==> flow/design.v <==
`timescale 1ns / 1ps
module valid_ready_FF #(
    parameter DATA_WIDTH = 128
)
(
    input clk,
    input reset,
    input                   i_valid,
    output                  i_ready,
    input  [DATA_WIDTH-1:0] i_data,
    output reg                  o_valid,
    input                       o_ready,
    output reg [DATA_WIDTH-1:0] o_data
);
    assign i_ready = o_ready | ~o_valid;
    always @(posedge clk) begin
        if(reset) begin
            o_valid <= 1'b0;
            o_data  <= 'd0;
        end
        else if(i_ready) begin
            o_valid <= i_valid;
            o_data  <= i_data;
        end
    end
endmodule
`timescale 1ns / 1ps
module dct_4x4 #(
    parameter PERF_OPT_ROW = 0,
    parameter PERF_OPT_COL = 0
)
(
    input clk,
    input reset,
    input          i_valid,
    output         i_ready,
    input  [255:0] i_data,
    output         o_valid,
    input          o_ready,
    output [255:0] o_data
);
    wire [127:0] i_data_128;
    wire         w_valid;
    wire         w_ready;
    wire [127:0] w_data;
    reg row_valid;
    reg col_valid;
    reg weight_valid;
    reg dct_valid;
    wire row_ready;
    wire col_ready;
    wire weight_ready;
    wire dct_ready;
    wire        [7:0] x[0:3][0:3];
    reg signed [11:0] row_out[0:3][0:3];
    reg signed [14:0] col_out[0:3][0:3];
    reg signed [19:0] weight_out[0:3][0:3];
    reg signed [15:0] dct_out[0:3][0:3];
    wire signed [5:0] coeff_A = 6'b0_00011;   
    wire signed [5:0] coeff_B = 6'b0_00101;   
    wire signed [5:0] coeff_C = 6'b0_01000;   
    genvar i,j;
    integer n, m;
    generate
        for(i=0; i<4; i=i+1) begin
            for(j=0; j<4; j=j+1) begin
                assign i_data_128[(32*i+8*j)+:8] = i_data[(64*i+16*j)+:8];
            end
        end
    endgenerate
    valid_ready_FF #(128) u_valid_ready_FF(
        clk, reset, i_valid, i_ready, i_data_128, w_valid, w_ready, w_data
    );
    generate
        for(i=0; i<4; i=i+1) begin
            for(j=0; j<4; j=j+1) begin
                assign x[i][j] = w_data[127-(32*i+8*j)-:8];
            end
        end
    endgenerate
    generate
    if(~PERF_OPT_ROW) begin
        assign w_ready = row_ready | ~row_valid;
        always @(posedge clk) begin
            if(reset) begin
                row_valid <= 'd0;
                for(n=0; n<4; n=n+1) begin
                    for(m=0; m<4; m=m+1) begin
                        row_out[n][m] <= 'd0;
                    end
                end
            end
            else if(w_ready) begin
                row_valid <= w_valid;
                row_out[0][0] <= x[0][0] + x[1][0] + x[2][0] + x[3][0];
                row_out[0][1] <= x[0][1] + x[1][1] + x[2][1] + x[3][1];
                row_out[0][2] <= x[0][2] + x[1][2] + x[2][2] + x[3][2];
                row_out[0][3] <= x[0][3] + x[1][3] + x[2][3] + x[3][3];
                row_out[1][0] <= (x[0][0]<<1) + x[1][0] - x[2][0] - (x[3][0]<<1);
                row_out[1][1] <= (x[0][1]<<1) + x[1][1] - x[2][1] - (x[3][1]<<1);
                row_out[1][2] <= (x[0][2]<<1) + x[1][2] - x[2][2] - (x[3][2]<<1);
                row_out[1][3] <= (x[0][3]<<1) + x[1][3] - x[2][3] - (x[3][3]<<1);
                row_out[2][0] <= x[0][0] - x[1][0] - x[2][0] + x[3][0];
                row_out[2][1] <= x[0][1] - x[1][1] - x[2][1] + x[3][1];
                row_out[2][2] <= x[0][2] - x[1][2] - x[2][2] + x[3][2];
                row_out[2][3] <= x[0][3] - x[1][3] - x[2][3] + x[3][3];
                row_out[3][0] <= x[0][0] - (x[1][0]<<1) + (x[2][0]<<1) - x[3][0];
                row_out[3][1] <= x[0][1] - (x[1][1]<<1) + (x[2][1]<<1) - x[3][1];
                row_out[3][2] <= x[0][2] - (x[1][2]<<1) + (x[2][2]<<1) - x[3][2];
                row_out[3][3] <= x[0][3] - (x[1][3]<<1) + (x[2][3]<<1) - x[3][3];
            end
        end
    end
    else if(PERF_OPT_ROW) begin
        assign w_ready = row_ready;
        always @(*) begin
            row_valid = w_valid;
            row_out[0][0] = x[0][0] + x[1][0] + x[2][0] + x[3][0];
            row_out[0][1] = x[0][1] + x[1][1] + x[2][1] + x[3][1];
            row_out[0][2] = x[0][2] + x[1][2] + x[2][2] + x[3][2];
            row_out[0][3] = x[0][3] + x[1][3] + x[2][3] + x[3][3];
            row_out[1][0] = (x[0][0]<<1) + x[1][0] - x[2][0] - (x[3][0]<<1);
            row_out[1][1] = (x[0][1]<<1) + x[1][1] - x[2][1] - (x[3][1]<<1);
            row_out[1][2] = (x[0][2]<<1) + x[1][2] - x[2][2] - (x[3][2]<<1);
            row_out[1][3] = (x[0][3]<<1) + x[1][3] - x[2][3] - (x[3][3]<<1);
            row_out[2][0] = x[0][0] - x[1][0] - x[2][0] + x[3][0];
            row_out[2][1] = x[0][1] - x[1][1] - x[2][1] + x[3][1];
            row_out[2][2] = x[0][2] - x[1][2] - x[2][2] + x[3][2];
            row_out[2][3] = x[0][3] - x[1][3] - x[2][3] + x[3][3];
            row_out[3][0] = x[0][0] - (x[1][0]<<1) + (x[2][0]<<1) - x[3][0];
            row_out[3][1] = x[0][1] - (x[1][1]<<1) + (x[2][1]<<1) - x[3][1];
            row_out[3][2] = x[0][2] - (x[1][2]<<1) + (x[2][2]<<1) - x[3][2];
            row_out[3][3] = x[0][3] - (x[1][3]<<1) + (x[2][3]<<1) - x[3][3];
        end
    end
    endgenerate
    generate
    if(~PERF_OPT_COL) begin
        assign row_ready = col_ready | ~col_valid;
        always @(posedge clk) begin
            if(reset) begin
                col_valid <= 'd0;
                for(n=0; n<4; n=n+1) begin
                    for(m=0; m<4; m=m+1) begin
                        col_out[n][m] <= 'd0;
                    end
                end
            end
            else if(row_ready) begin
                col_valid <= row_valid;
                col_out[0][0] <= row_out[0][0] + row_out[0][1] + row_out[0][2] + row_out[0][3];
                col_out[1][0] <= row_out[1][0] + row_out[1][1] + row_out[1][2] + row_out[1][3];
                col_out[2][0] <= row_out[2][0] + row_out[2][1] + row_out[2][2] + row_out[2][3];
                col_out[3][0] <= row_out[3][0] + row_out[3][1] + row_out[3][2] + row_out[3][3];
                col_out[0][1] <= (row_out[0][0]<<1) + row_out[0][1] - row_out[0][2] - (row_out[0][3]<<1);
                col_out[1][1] <= (row_out[1][0]<<1) + row_out[1][1] - row_out[1][2] - (row_out[1][3]<<1);
                col_out[2][1] <= (row_out[2][0]<<1) + row_out[2][1] - row_out[2][2] - (row_out[2][3]<<1);
                col_out[3][1] <= (row_out[3][0]<<1) + row_out[3][1] - row_out[3][2] - (row_out[3][3]<<1);
                col_out[0][2] <= row_out[0][0] - row_out[0][1] - row_out[0][2] + row_out[0][3];
                col_out[1][2] <= row_out[1][0] - row_out[1][1] - row_out[1][2] + row_out[1][3];
                col_out[2][2] <= row_out[2][0] - row_out[2][1] - row_out[2][2] + row_out[2][3];
                col_out[3][2] <= row_out[3][0] - row_out[3][1] - row_out[3][2] + row_out[3][3];
                col_out[0][3] <= row_out[0][0] - (row_out[0][1]<<1) + (row_out[0][2]<<1) - row_out[0][3];
                col_out[1][3] <= row_out[1][0] - (row_out[1][1]<<1) + (row_out[1][2]<<1) - row_out[1][3];
                col_out[2][3] <= row_out[2][0] - (row_out[2][1]<<1) + (row_out[2][2]<<1) - row_out[2][3];
                col_out[3][3] <= row_out[3][0] - (row_out[3][1]<<1) + (row_out[3][2]<<1) - row_out[3][3];
            end
        end
    end
    else if(PERF_OPT_COL) begin
        assign row_ready = col_ready;
        always @(*) begin
            col_valid = row_valid;
            col_out[0][0] = row_out[0][0] + row_out[0][1] + row_out[0][2] + row_out[0][3];
            col_out[1][0] = row_out[1][0] + row_out[1][1] + row_out[1][2] + row_out[1][3];
            col_out[2][0] = row_out[2][0] + row_out[2][1] + row_out[2][2] + row_out[2][3];
            col_out[3][0] = row_out[3][0] + row_out[3][1] + row_out[3][2] + row_out[3][3];
            col_out[0][1] = (row_out[0][0]<<1) + row_out[0][1] - row_out[0][2] - (row_out[0][3]<<1);
            col_out[1][1] = (row_out[1][0]<<1) + row_out[1][1] - row_out[1][2] - (row_out[1][3]<<1);
            col_out[2][1] = (row_out[2][0]<<1) + row_out[2][1] - row_out[2][2] - (row_out[2][3]<<1);
            col_out[3][1] = (row_out[3][0]<<1) + row_out[3][1] - row_out[3][2] - (row_out[3][3]<<1);
            col_out[0][2] = row_out[0][0] - row_out[0][1] - row_out[0][2] + row_out[0][3];
            col_out[1][2] = row_out[1][0] - row_out[1][1] - row_out[1][2] + row_out[1][3];
            col_out[2][2] = row_out[2][0] - row_out[2][1] - row_out[2][2] + row_out[2][3];
            col_out[3][2] = row_out[3][0] - row_out[3][1] - row_out[3][2] + row_out[3][3];
            col_out[0][3] = row_out[0][0] - (row_out[0][1]<<1) + (row_out[0][2]<<1) - row_out[0][3];
            col_out[1][3] = row_out[1][0] - (row_out[1][1]<<1) + (row_out[1][2]<<1) - row_out[1][3];
            col_out[2][3] = row_out[2][0] - (row_out[2][1]<<1) + (row_out[2][2]<<1) - row_out[2][3];
            col_out[3][3] = row_out[3][0] - (row_out[3][1]<<1) + (row_out[3][2]<<1) - row_out[3][3];
        end
    end
    endgenerate
    assign col_ready = weight_ready | ~weight_valid;
    always @(posedge clk) begin
        if(reset) begin
            weight_valid <= 'd0;
            for(n=0; n<4; n=n+1) begin
                for(m=0; m<4; m=m+1) begin
                    weight_out[n][m] <= 'd0;
                end
            end
        end
        else if(col_ready) begin
            weight_valid <= col_valid;
            weight_out[0][0] <= coeff_C * col_out[0][0];
            weight_out[0][1] <= coeff_B * col_out[0][1];
            weight_out[0][2] <= coeff_C * col_out[0][2];
            weight_out[0][3] <= coeff_B * col_out[0][3];
            weight_out[1][0] <= coeff_B * col_out[1][0];
            weight_out[1][1] <= coeff_A * col_out[1][1];
            weight_out[1][2] <= coeff_B * col_out[1][2];
            weight_out[1][3] <= coeff_A * col_out[1][3];
            weight_out[2][0] <= coeff_C * col_out[2][0];
            weight_out[2][1] <= coeff_B * col_out[2][1];
            weight_out[2][2] <= coeff_C * col_out[2][2];
            weight_out[2][3] <= coeff_B * col_out[2][3];
            weight_out[3][0] <= coeff_B * col_out[3][0];
            weight_out[3][1] <= coeff_A * col_out[3][1];
            weight_out[3][2] <= coeff_B * col_out[3][2];
            weight_out[3][3] <= coeff_A * col_out[3][3];
        end
    end
    assign dct_ready    = o_ready;
    assign weight_ready = dct_ready | ~dct_valid;
    always @(posedge clk) begin
        if(reset) begin
            dct_valid <= 'd0;
            for(n=0; n<4; n=n+1) begin
                for(m=0; m<4; m=m+1) begin
                    dct_out[n][m] <= 'd0;
                end
            end
        end
        else if(weight_ready) begin
            dct_valid <= weight_valid;
            dct_out[0][0] <= {weight_out[0][0][19], weight_out[0][0][15:5], weight_out[0][0][4:1]};
            dct_out[0][1] <= {weight_out[0][1][19], weight_out[0][1][15:5], weight_out[0][1][4:1]};
            dct_out[0][2] <= {weight_out[0][2][19], weight_out[0][2][15:5], weight_out[0][2][4:1]};
            dct_out[0][3] <= {weight_out[0][3][19], weight_out[0][3][15:5], weight_out[0][3][4:1]};
            dct_out[1][0] <= {weight_out[1][0][19], weight_out[1][0][15:5], weight_out[1][0][4:1]};
            dct_out[1][1] <= {weight_out[1][1][19], weight_out[1][1][15:5], weight_out[1][1][4:1]};
            dct_out[1][2] <= {weight_out[1][2][19], weight_out[1][2][15:5], weight_out[1][2][4:1]};
            dct_out[1][3] <= {weight_out[1][3][19], weight_out[1][3][15:5], weight_out[1][3][4:1]};
            dct_out[2][0] <= {weight_out[2][0][19], weight_out[2][0][15:5], weight_out[2][0][4:1]};
            dct_out[2][1] <= {weight_out[2][1][19], weight_out[2][1][15:5], weight_out[2][1][4:1]};
            dct_out[2][2] <= {weight_out[2][2][19], weight_out[2][2][15:5], weight_out[2][2][4:1]};
            dct_out[2][3] <= {weight_out[2][3][19], weight_out[2][3][15:5], weight_out[2][3][4:1]};
            dct_out[3][0] <= {weight_out[3][0][19], weight_out[3][0][15:5], weight_out[3][0][4:1]};
            dct_out[3][1] <= {weight_out[3][1][19], weight_out[3][1][15:5], weight_out[3][1][4:1]};
            dct_out[3][2] <= {weight_out[3][2][19], weight_out[3][2][15:5], weight_out[3][2][4:1]};
            dct_out[3][3] <= {weight_out[3][3][19], weight_out[3][3][15:5], weight_out[3][3][4:1]};
        end
    end
    assign o_valid = dct_valid;
    assign o_data = {
        dct_out[0][0], dct_out[0][1], dct_out[0][2], dct_out[0][3],
        dct_out[1][0], dct_out[1][1], dct_out[1][2], dct_out[1][3],
        dct_out[2][0], dct_out[2][1], dct_out[2][2], dct_out[2][3],
        dct_out[3][0], dct_out[3][1], dct_out[3][2], dct_out[3][3]
    };
endmodule
`timescale 1ns / 1ps
module dct_4x4_core (
    input          clk,
    input          reset,
    input          i_valid,
    output         i_ready,
    input  [255:0] i_data,
    output         o_valid,
    input          o_ready,
    output [255:0] o_data
);
    dct_4x4 #(
        .PERF_OPT_ROW(1),
        .PERF_OPT_COL(1)
    ) u_dct_4x4 (
        .clk    (clk),
        .reset  (reset),
        .i_valid(i_valid),
        .i_ready(i_ready),
        .i_data (i_data),
        .o_valid(o_valid),
        .o_ready(o_ready),
        .o_data (o_data)
    );
endmodule
Wiki page: dct_4x4_core / tool data

* From RTL to reports: dct_4x4_core
Tool output for the design above before and after an edit, in the order of the flow.
Lines under "unedited" count in the file above, lines under "edited" in the edited file.
"change": "edited" minus "unedited" as printed here.
Operators carry their Yosys type and port widths (W data, S select, Z words).
Library cell names are shortened.
A cell with n/a has no value.
- Top :: dct_4x4_core
- Clock input :: clk
- Library :: sky130hd
- Library corner :: tt_025C_1v80

* The edit
Unified diff, file above to edited file.
The edited RTL no longer does the same as the RTL above: the edit was made by script, with no optimisation intended.
#+begin_src diff
@@ -69,7 +69,15 @@
         end
     endgenerate
+    wire [127:0] w_data_0, w_data_1;
+    wire i_ready_0, i_ready_1;
+    wire w_valid_0, w_valid_1;
     valid_ready_FF #(128) u_valid_ready_FF(
-        clk, reset, i_valid, i_ready, i_data_128, w_valid, w_ready, w_data
+        clk, reset, i_valid, i_ready_0, i_data_128, w_valid_0, w_ready, w_data_0
     );
+    valid_ready_FF #(128) u_valid_ready_FF_2 (clk, reset, i_valid, i_ready_1, ~i_data_128, w_valid_1,
+        w_ready, w_data_1);
+    assign w_data = w_data_0 ^ w_data_1;
+    assign i_ready = i_ready_0 ^ i_ready_1;
+    assign w_valid = w_valid_0 ^ w_valid_1;
     generate
         for(i=0; i<4; i=i+1) begin
#+end_src

* Word-level counts
Yosys after proc, flatten, opt, wreduce and memory -nomap, before mapping. Enables and synchronous resets that opt folds into registers are not counted as muxes. Print and check cells are not counted. Equal cells are merged and count once.
** Word-level totals
- register bits after elaboration :: unedited 1113, edited 1242, change +129
- input port bits :: unedited 260, edited 260, change 0
- output and inout bits :: unedited 258, edited 258, change 0
- elaborated cells :: unedited 188, edited 196, change +8
** Operators by class
- $add $sub $neg :: unedited 96, edited 96, change 0
- multiply operators :: unedited 12, edited 12, change 0
- bitwise logic cells :: unedited 10, edited 16, change +6
** Operators with widths
- $xor A1 B1 Y1 :: unedited 0, edited 2, change +2
- $not A1 Y1 :: unedited 5, edited 6, change +1
- $or A1 B1 Y1 :: unedited 5, edited 6, change +1
- $not A128 Y128 :: unedited 0, edited 1, change +1
- $xor A128 B128 Y128 :: unedited 0, edited 1, change +1
Operator kinds equal on both sides are left out: 20.

* Logic depth
Longest topological path by Yosys (ltp), each cell counted once; first at word level (registers and memories cut), then after technology mapping (sequential cells cut; the memories' decode and read muxes count).
** Depth
- word-level depth :: unedited 6, edited 7, change +1
- ABC_AREA :: unedited 0, edited 0
- gate-level depth with buffers :: unedited 20, edited 20, change 0
- mapped depth without buffers :: unedited 20, edited 20, change 0

* Synthesis result
Source: synth_stat.txt of the flow (Yosys; design flattened, memories mapped). It holds for the ABC_AREA given above (unset counts as 0); a run with the other value may have another netlist.
** Cell types
- a211oi_1 :: unedited 135, edited 271, change +136
- dfxtp_1 :: unedited 1046, edited 1175, change +129
- nor2_1 :: unedited 333, edited 457, change +124
- xor2_1 :: unedited 140, edited 262, change +122
- nand2_1 :: unedited 1779, edited 1706, change -73
- o21ai_1 :: unedited 57, edited 5, change -52
- inv_1 :: unedited 654, edited 612, change -42
- o21ai_0 :: unedited 254, edited 287, change +33
- nor2b_1 :: unedited 85, edited 56, change -29
- a22o_1 :: unedited 10, edited 34, change +24
- o311ai_1 :: unedited 24, edited 1, change -23
- xnor2_1 :: unedited 341, edited 362, change +21
- o311ai_0 :: unedited 2, edited 23, change +21
- nor3_1 :: unedited 118, edited 100, change -18
- o211ai_1 :: unedited 37, edited 19, change -18
- or3_1 :: unedited 56, edited 71, change +15
- buf_1 :: unedited 23, edited 38, change +15
- o31ai_1 :: unedited 28, edited 42, change +14
Cell types equal on both sides are left out: 7.
The list need not be complete.
** Synthesis totals
- standard cells after synthesis :: unedited 9079, edited 9477, change +398
- cell area after synthesis (µm²) :: unedited 76342.0, edited 81172.9, change +4830.9
- area of sequential cells (µm²) :: unedited 20940.1, edited 23522.6, change +2582.5
- flip-flops :: unedited 1046, edited 1175, change +129
- buffers :: unedited 373, edited 414, change +41
The figures by module come from a second, unflattened synthesis with its own total; it is not the netlist above.
** Second synthesis, totals
- cells (unflattened synthesis) :: unedited 8666, edited 9519, change +853
- area (unflattened synthesis) (µm²) :: unedited 75608.8, edited 82704.3, change +7095.5
Rows give one instance, submodules left out.
** By module, unedited
- dct_4x4 :: times used 1, cells 8079, area 69718.1 µm², seq. area 18297.5 µm²
- valid_ready_FF (DATA_WIDTH=128) :: times used 1, cells 587, area 5890.6 µm², seq. area 2582.5 µm²
- dct_4x4_core :: times used 1, cells 0, area 0.0 µm², seq. area 0.0 µm²
** By module, edited
- dct_4x4 :: times used 1, cells 8345, area 70923.0 µm², seq. area 18297.5 µm²
- valid_ready_FF (DATA_WIDTH=128) :: times used 2, cells 587, area 5890.6 µm², seq. area 2582.5 µm²
- dct_4x4_core :: times used 1, cells 0, area 0.0 µm², seq. area 0.0 µm²

* Path before layout
OpenSTA on the mapped netlist: ideal clock, no wires. The path of least setup slack (recovery checks aside). Input and output delay are each 20% of the period. Register names are those of the netlist, which keeps one name where synthesis merged equal registers.
** Timing path post-synthesis
- path kind :: unedited reg-to-reg, edited reg-to-reg
- start point :: unedited register u_dct_4x4.row_out, edited register u_dct_4x4.row_out
- end point :: unedited register u_dct_4x4.col_out, edited register u_dct_4x4.col_out
- clock period (ps) :: unedited 5000, edited 5000, change 0
- library setup time (ps) :: unedited 119, edited 59, change -60
- time at the first pin (ps) :: unedited 0, edited 0, change 0
- arrival (ps) :: unedited 4211, edited 4290, change +79
- data required time (ps) :: unedited 4881, edited 4941, change +60
- setup slack (ps) :: unedited 671, edited 651, change -20
- path delay (ps) :: unedited 4330, edited 4349, change +19
- stages :: unedited 19, edited 19, change 0
- path buffers :: unedited 0, edited 0, change 0
- synthesis period reached (ps) :: unedited 4329, edited 4349, change +20
"path delay" is the arrival time less input delay plus setup time.
"stages" counts driving pins, that of a launching flip-flop among them; a cell with two outputs on the path counts twice.
"synthesis period reached" = period - worst setup slack (recovery checks aside). The figure is calculated, with input and output delays left at 20% of the set period.
An end named without its bit number is one bit of that signal or, where synthesis recoded a state register, one of its new flip-flops.
Between the ends stands the longest chain of elaborated cells between them, by number of cells; it is not shown to be the way that was timed. Of several equally long chains one is given.
A line is the first line of the expression or statement that the cell stems from. Yosys adds cells for indexed reads and writes and turns some case tables into memories.
On the way, post-synthesis, unedited:
- Cell sequence :: dfxtp_1 fa_1 inv_1 ha_1 or2_1 fa_1 a21o_1 a21oi_1 o21a_1 nor3_1 a2111oi_1 xnor2_1 ha_1 nor2b_1 o21ai_0 nand2b_1 a221oi_1 xor2_1 o21ai_1
- Cells in the longest elaborated chain :: 2
- Elaborated cells between the ends (all ways) :: 2
- Source lines of those cells :: 1
- Classes of those cells :: add/sub: 2
** RTL lines, path post-synthesis, unedited
- from (decl) :: line 55 : reg signed [11:0] row_out[0:3][0:3];
- from (assign) :: line 89 : row_out[n][m] <= 'd0;
- $sub A13 B12 Y14 :: line 160 : col_out[1][2] <= row_out[1][0] - row_out[1][1] - row_out[1][2] + row_out[1][3];
- $add A15 B12 Y15 :: line 160
- to (assign) :: line 145 : col_out[n][m] <= 'd0;
- to (decl) :: line 56 : reg signed [14:0] col_out[0:3][0:3];
On the way, post-synthesis, edited:
- Cell sequence :: dfxtp_1 fa_1 inv_1 ha_1 or2_2 fa_1 a21o_1 a21oi_1 o21bai_1 a21oi_1 xnor2_1 ha_1 a21o_1 a21oi_1 o21ai_0 a21oi_1 o21ai_1 a2111oi_0 o221a_2
- Cells in the longest elaborated chain :: 2
- Elaborated cells between the ends (all ways) :: 2
- Source lines of those cells :: 1
- Classes of those cells :: add/sub: 2
** RTL lines, path post-synthesis, edited
- from (decl) :: line 55 : reg signed [11:0] row_out[0:3][0:3];
- from (assign) :: line 97 : row_out[n][m] <= 'd0;
- $sub A13 B12 Y14 :: line 170 : col_out[3][2] <= row_out[3][0] - row_out[3][1] - row_out[3][2] + row_out[3][3];
- $add A15 B12 Y15 :: line 170
- to (assign) :: line 153 : col_out[n][m] <= 'd0;
- to (decl) :: line 56 : reg signed [14:0] col_out[0:3][0:3];

* Timing after layout
From the final timing report of each run of pair A: the path of least setup slack in the routed layout; clock arrival at registers is part of the times.
The report prints the path's times to 10 ps; the period is as set.
** Timing path after layout
- path kind :: unedited reg-to-reg, edited reg-to-reg
- start point :: unedited register u_dct_4x4.row_out, edited register u_dct_4x4.row_out
- end point :: unedited register u_dct_4x4.col_out, edited register u_dct_4x4.col_out
- clock period (ps) :: unedited 5000, edited 5000, change 0
- library setup time (ps) :: unedited 60, edited 110, change +50
- time at the first pin (ps) :: unedited 750, edited 790, change +40
- arrival (ps) :: unedited 5360, edited 5460, change +100
- data required time (ps) :: unedited 5710, edited 5700, change -10
- setup slack (ps) :: unedited 350, edited 240, change -110
- stages :: unedited 19, edited 19, change 0
- path buffers :: unedited 1, edited 1, change 0
An end named without its bit number is one bit of that signal or, where synthesis recoded a state register, one of its new flip-flops.
Between the ends stands the longest chain of elaborated cells between them, by number of cells; it is not shown to be the way that was timed. Of several equally long chains one is given.
On the way, after layout, unedited:
- Cell sequence :: dfxtp_1 fa_1 inv_1 ha_1 or2_2 fa_1 a21o_1 a21oi_2 o21a_1 nor3_1 a2111oi_2 buf_4 a21oi_1 xor2_1 ha_1 nor2b_1 nor4b_1 o221ai_1 nand2_1
- Cells in the longest elaborated chain :: 3
- Elaborated cells between the ends (all ways) :: 3
- Source lines of those cells :: 1
- Classes of those cells :: add/sub: 3
** RTL lines, path after layout, unedited
- from (decl) :: line 55 : reg signed [11:0] row_out[0:3][0:3];
- from (assign) :: line 89 : row_out[n][m] <= 'd0;
- $sub A12 B12 Y13 :: line 162 : col_out[3][2] <= row_out[3][0] - row_out[3][1] - row_out[3][2] + row_out[3][3];
- $sub A13 B12 Y14 :: line 162
- $add A15 B12 Y15 :: line 162
- to (assign) :: line 145 : col_out[n][m] <= 'd0;
- to (decl) :: line 56 : reg signed [14:0] col_out[0:3][0:3];
On the way, after layout, edited:
- Cell sequence :: dfxtp_1 fa_1 inv_1 ha_1 or2_2 fa_1 a21o_1 a21oi_1 buf_4 o21a_1 nor3_1 a2111oi_2 xnor2_1 ha_1 or2_2 a21o_1 o41ai_2 mux2i_1 nand2_1
- Cells in the longest elaborated chain :: 2
- Elaborated cells between the ends (all ways) :: 2
- Source lines of those cells :: 1
- Classes of those cells :: add/sub: 2
** RTL lines, path after layout, edited
- from (decl) :: line 55 : reg signed [11:0] row_out[0:3][0:3];
- from (assign) :: line 97 : row_out[n][m] <= 'd0;
- $sub A13 B12 Y14 :: line 170 : col_out[3][2] <= row_out[3][0] - row_out[3][1] - row_out[3][2] + row_out[3][3];
- $add A15 B12 Y15 :: line 170
- to (assign) :: line 153 : col_out[n][m] <= 'd0;
- to (decl) :: line 56 : reg signed [14:0] col_out[0:3][0:3];

* Measured runs
Both versions went through the flow (Yosys, OpenROAD) with the same settings in each pair. Constraints: input delay and output delay 20% of the set period each, output load 0.01 pF.
Flow settings, pair A:
- CORE_UTILIZATION :: 40
- PLACE_DENSITY :: 0.6
- period_ns :: 5.0
- CAP_MARGIN :: 20
- CORE_MARGIN :: 2
- SLEW_MARGIN :: 20
** Final reports, pair A
- synthesized cell area (µm²) :: unedited 76342.0, edited 81172.9, change +4830.9
- total die area (µm²) :: unedited 194366.0, edited 206552.0, change +12186.0
- standard-cell area after layout (µm²) :: unedited 87094.8, edited 92637.6, change +5542.8
- utilization after routing (%) :: unedited 45.8, edited 45.9, change +0.1
- worst slack on setup checks (ps) :: unedited 349, edited 243, change -106
- setup TNS (ps) :: unedited 0, edited 0, change 0
- worst hold slack in the final report (ps) :: unedited 445, edited 445, change 0
Flow settings, pair B:
- ABC_AREA :: 0
- CELL_PAD_IN_SITES_DETAIL_PLACEMENT :: 1
- CORE_ASPECT_RATIO :: 0.54
- CORE_MARGIN :: 3
- CORE_UTILIZATION :: 26
- CTS_CLUSTER_SIZE :: 66
- HOLD_SLACK_MARGIN :: -0.04
- MIN_ROUTING_LAYER :: met1
- PLACE_DENSITY :: 0.47
- SETUP_SLACK_MARGIN :: 0.43
- SLEW_MARGIN :: 10
- period_ns :: 3.92
- CAP_MARGIN :: 20
** Final reports, pair B
- synthesized cell area (µm²) :: unedited 76342.0, edited 81172.9, change +4830.9
- total die area (µm²) :: unedited 300471.0, edited 319264.0, change +18793.0
- standard-cell area after layout (µm²) :: unedited 99555.5, edited 107656.0, change +8100.5
- utilization after routing (%) :: unedited 34.3, edited 34.7, change +0.4
- worst slack on setup checks (ps) :: unedited -266, edited -319, change -53
- setup TNS (ps) :: unedited -2362, edited -3538, change -1176
- worst hold slack in the final report (ps) :: unedited 423, edited 442, change +19
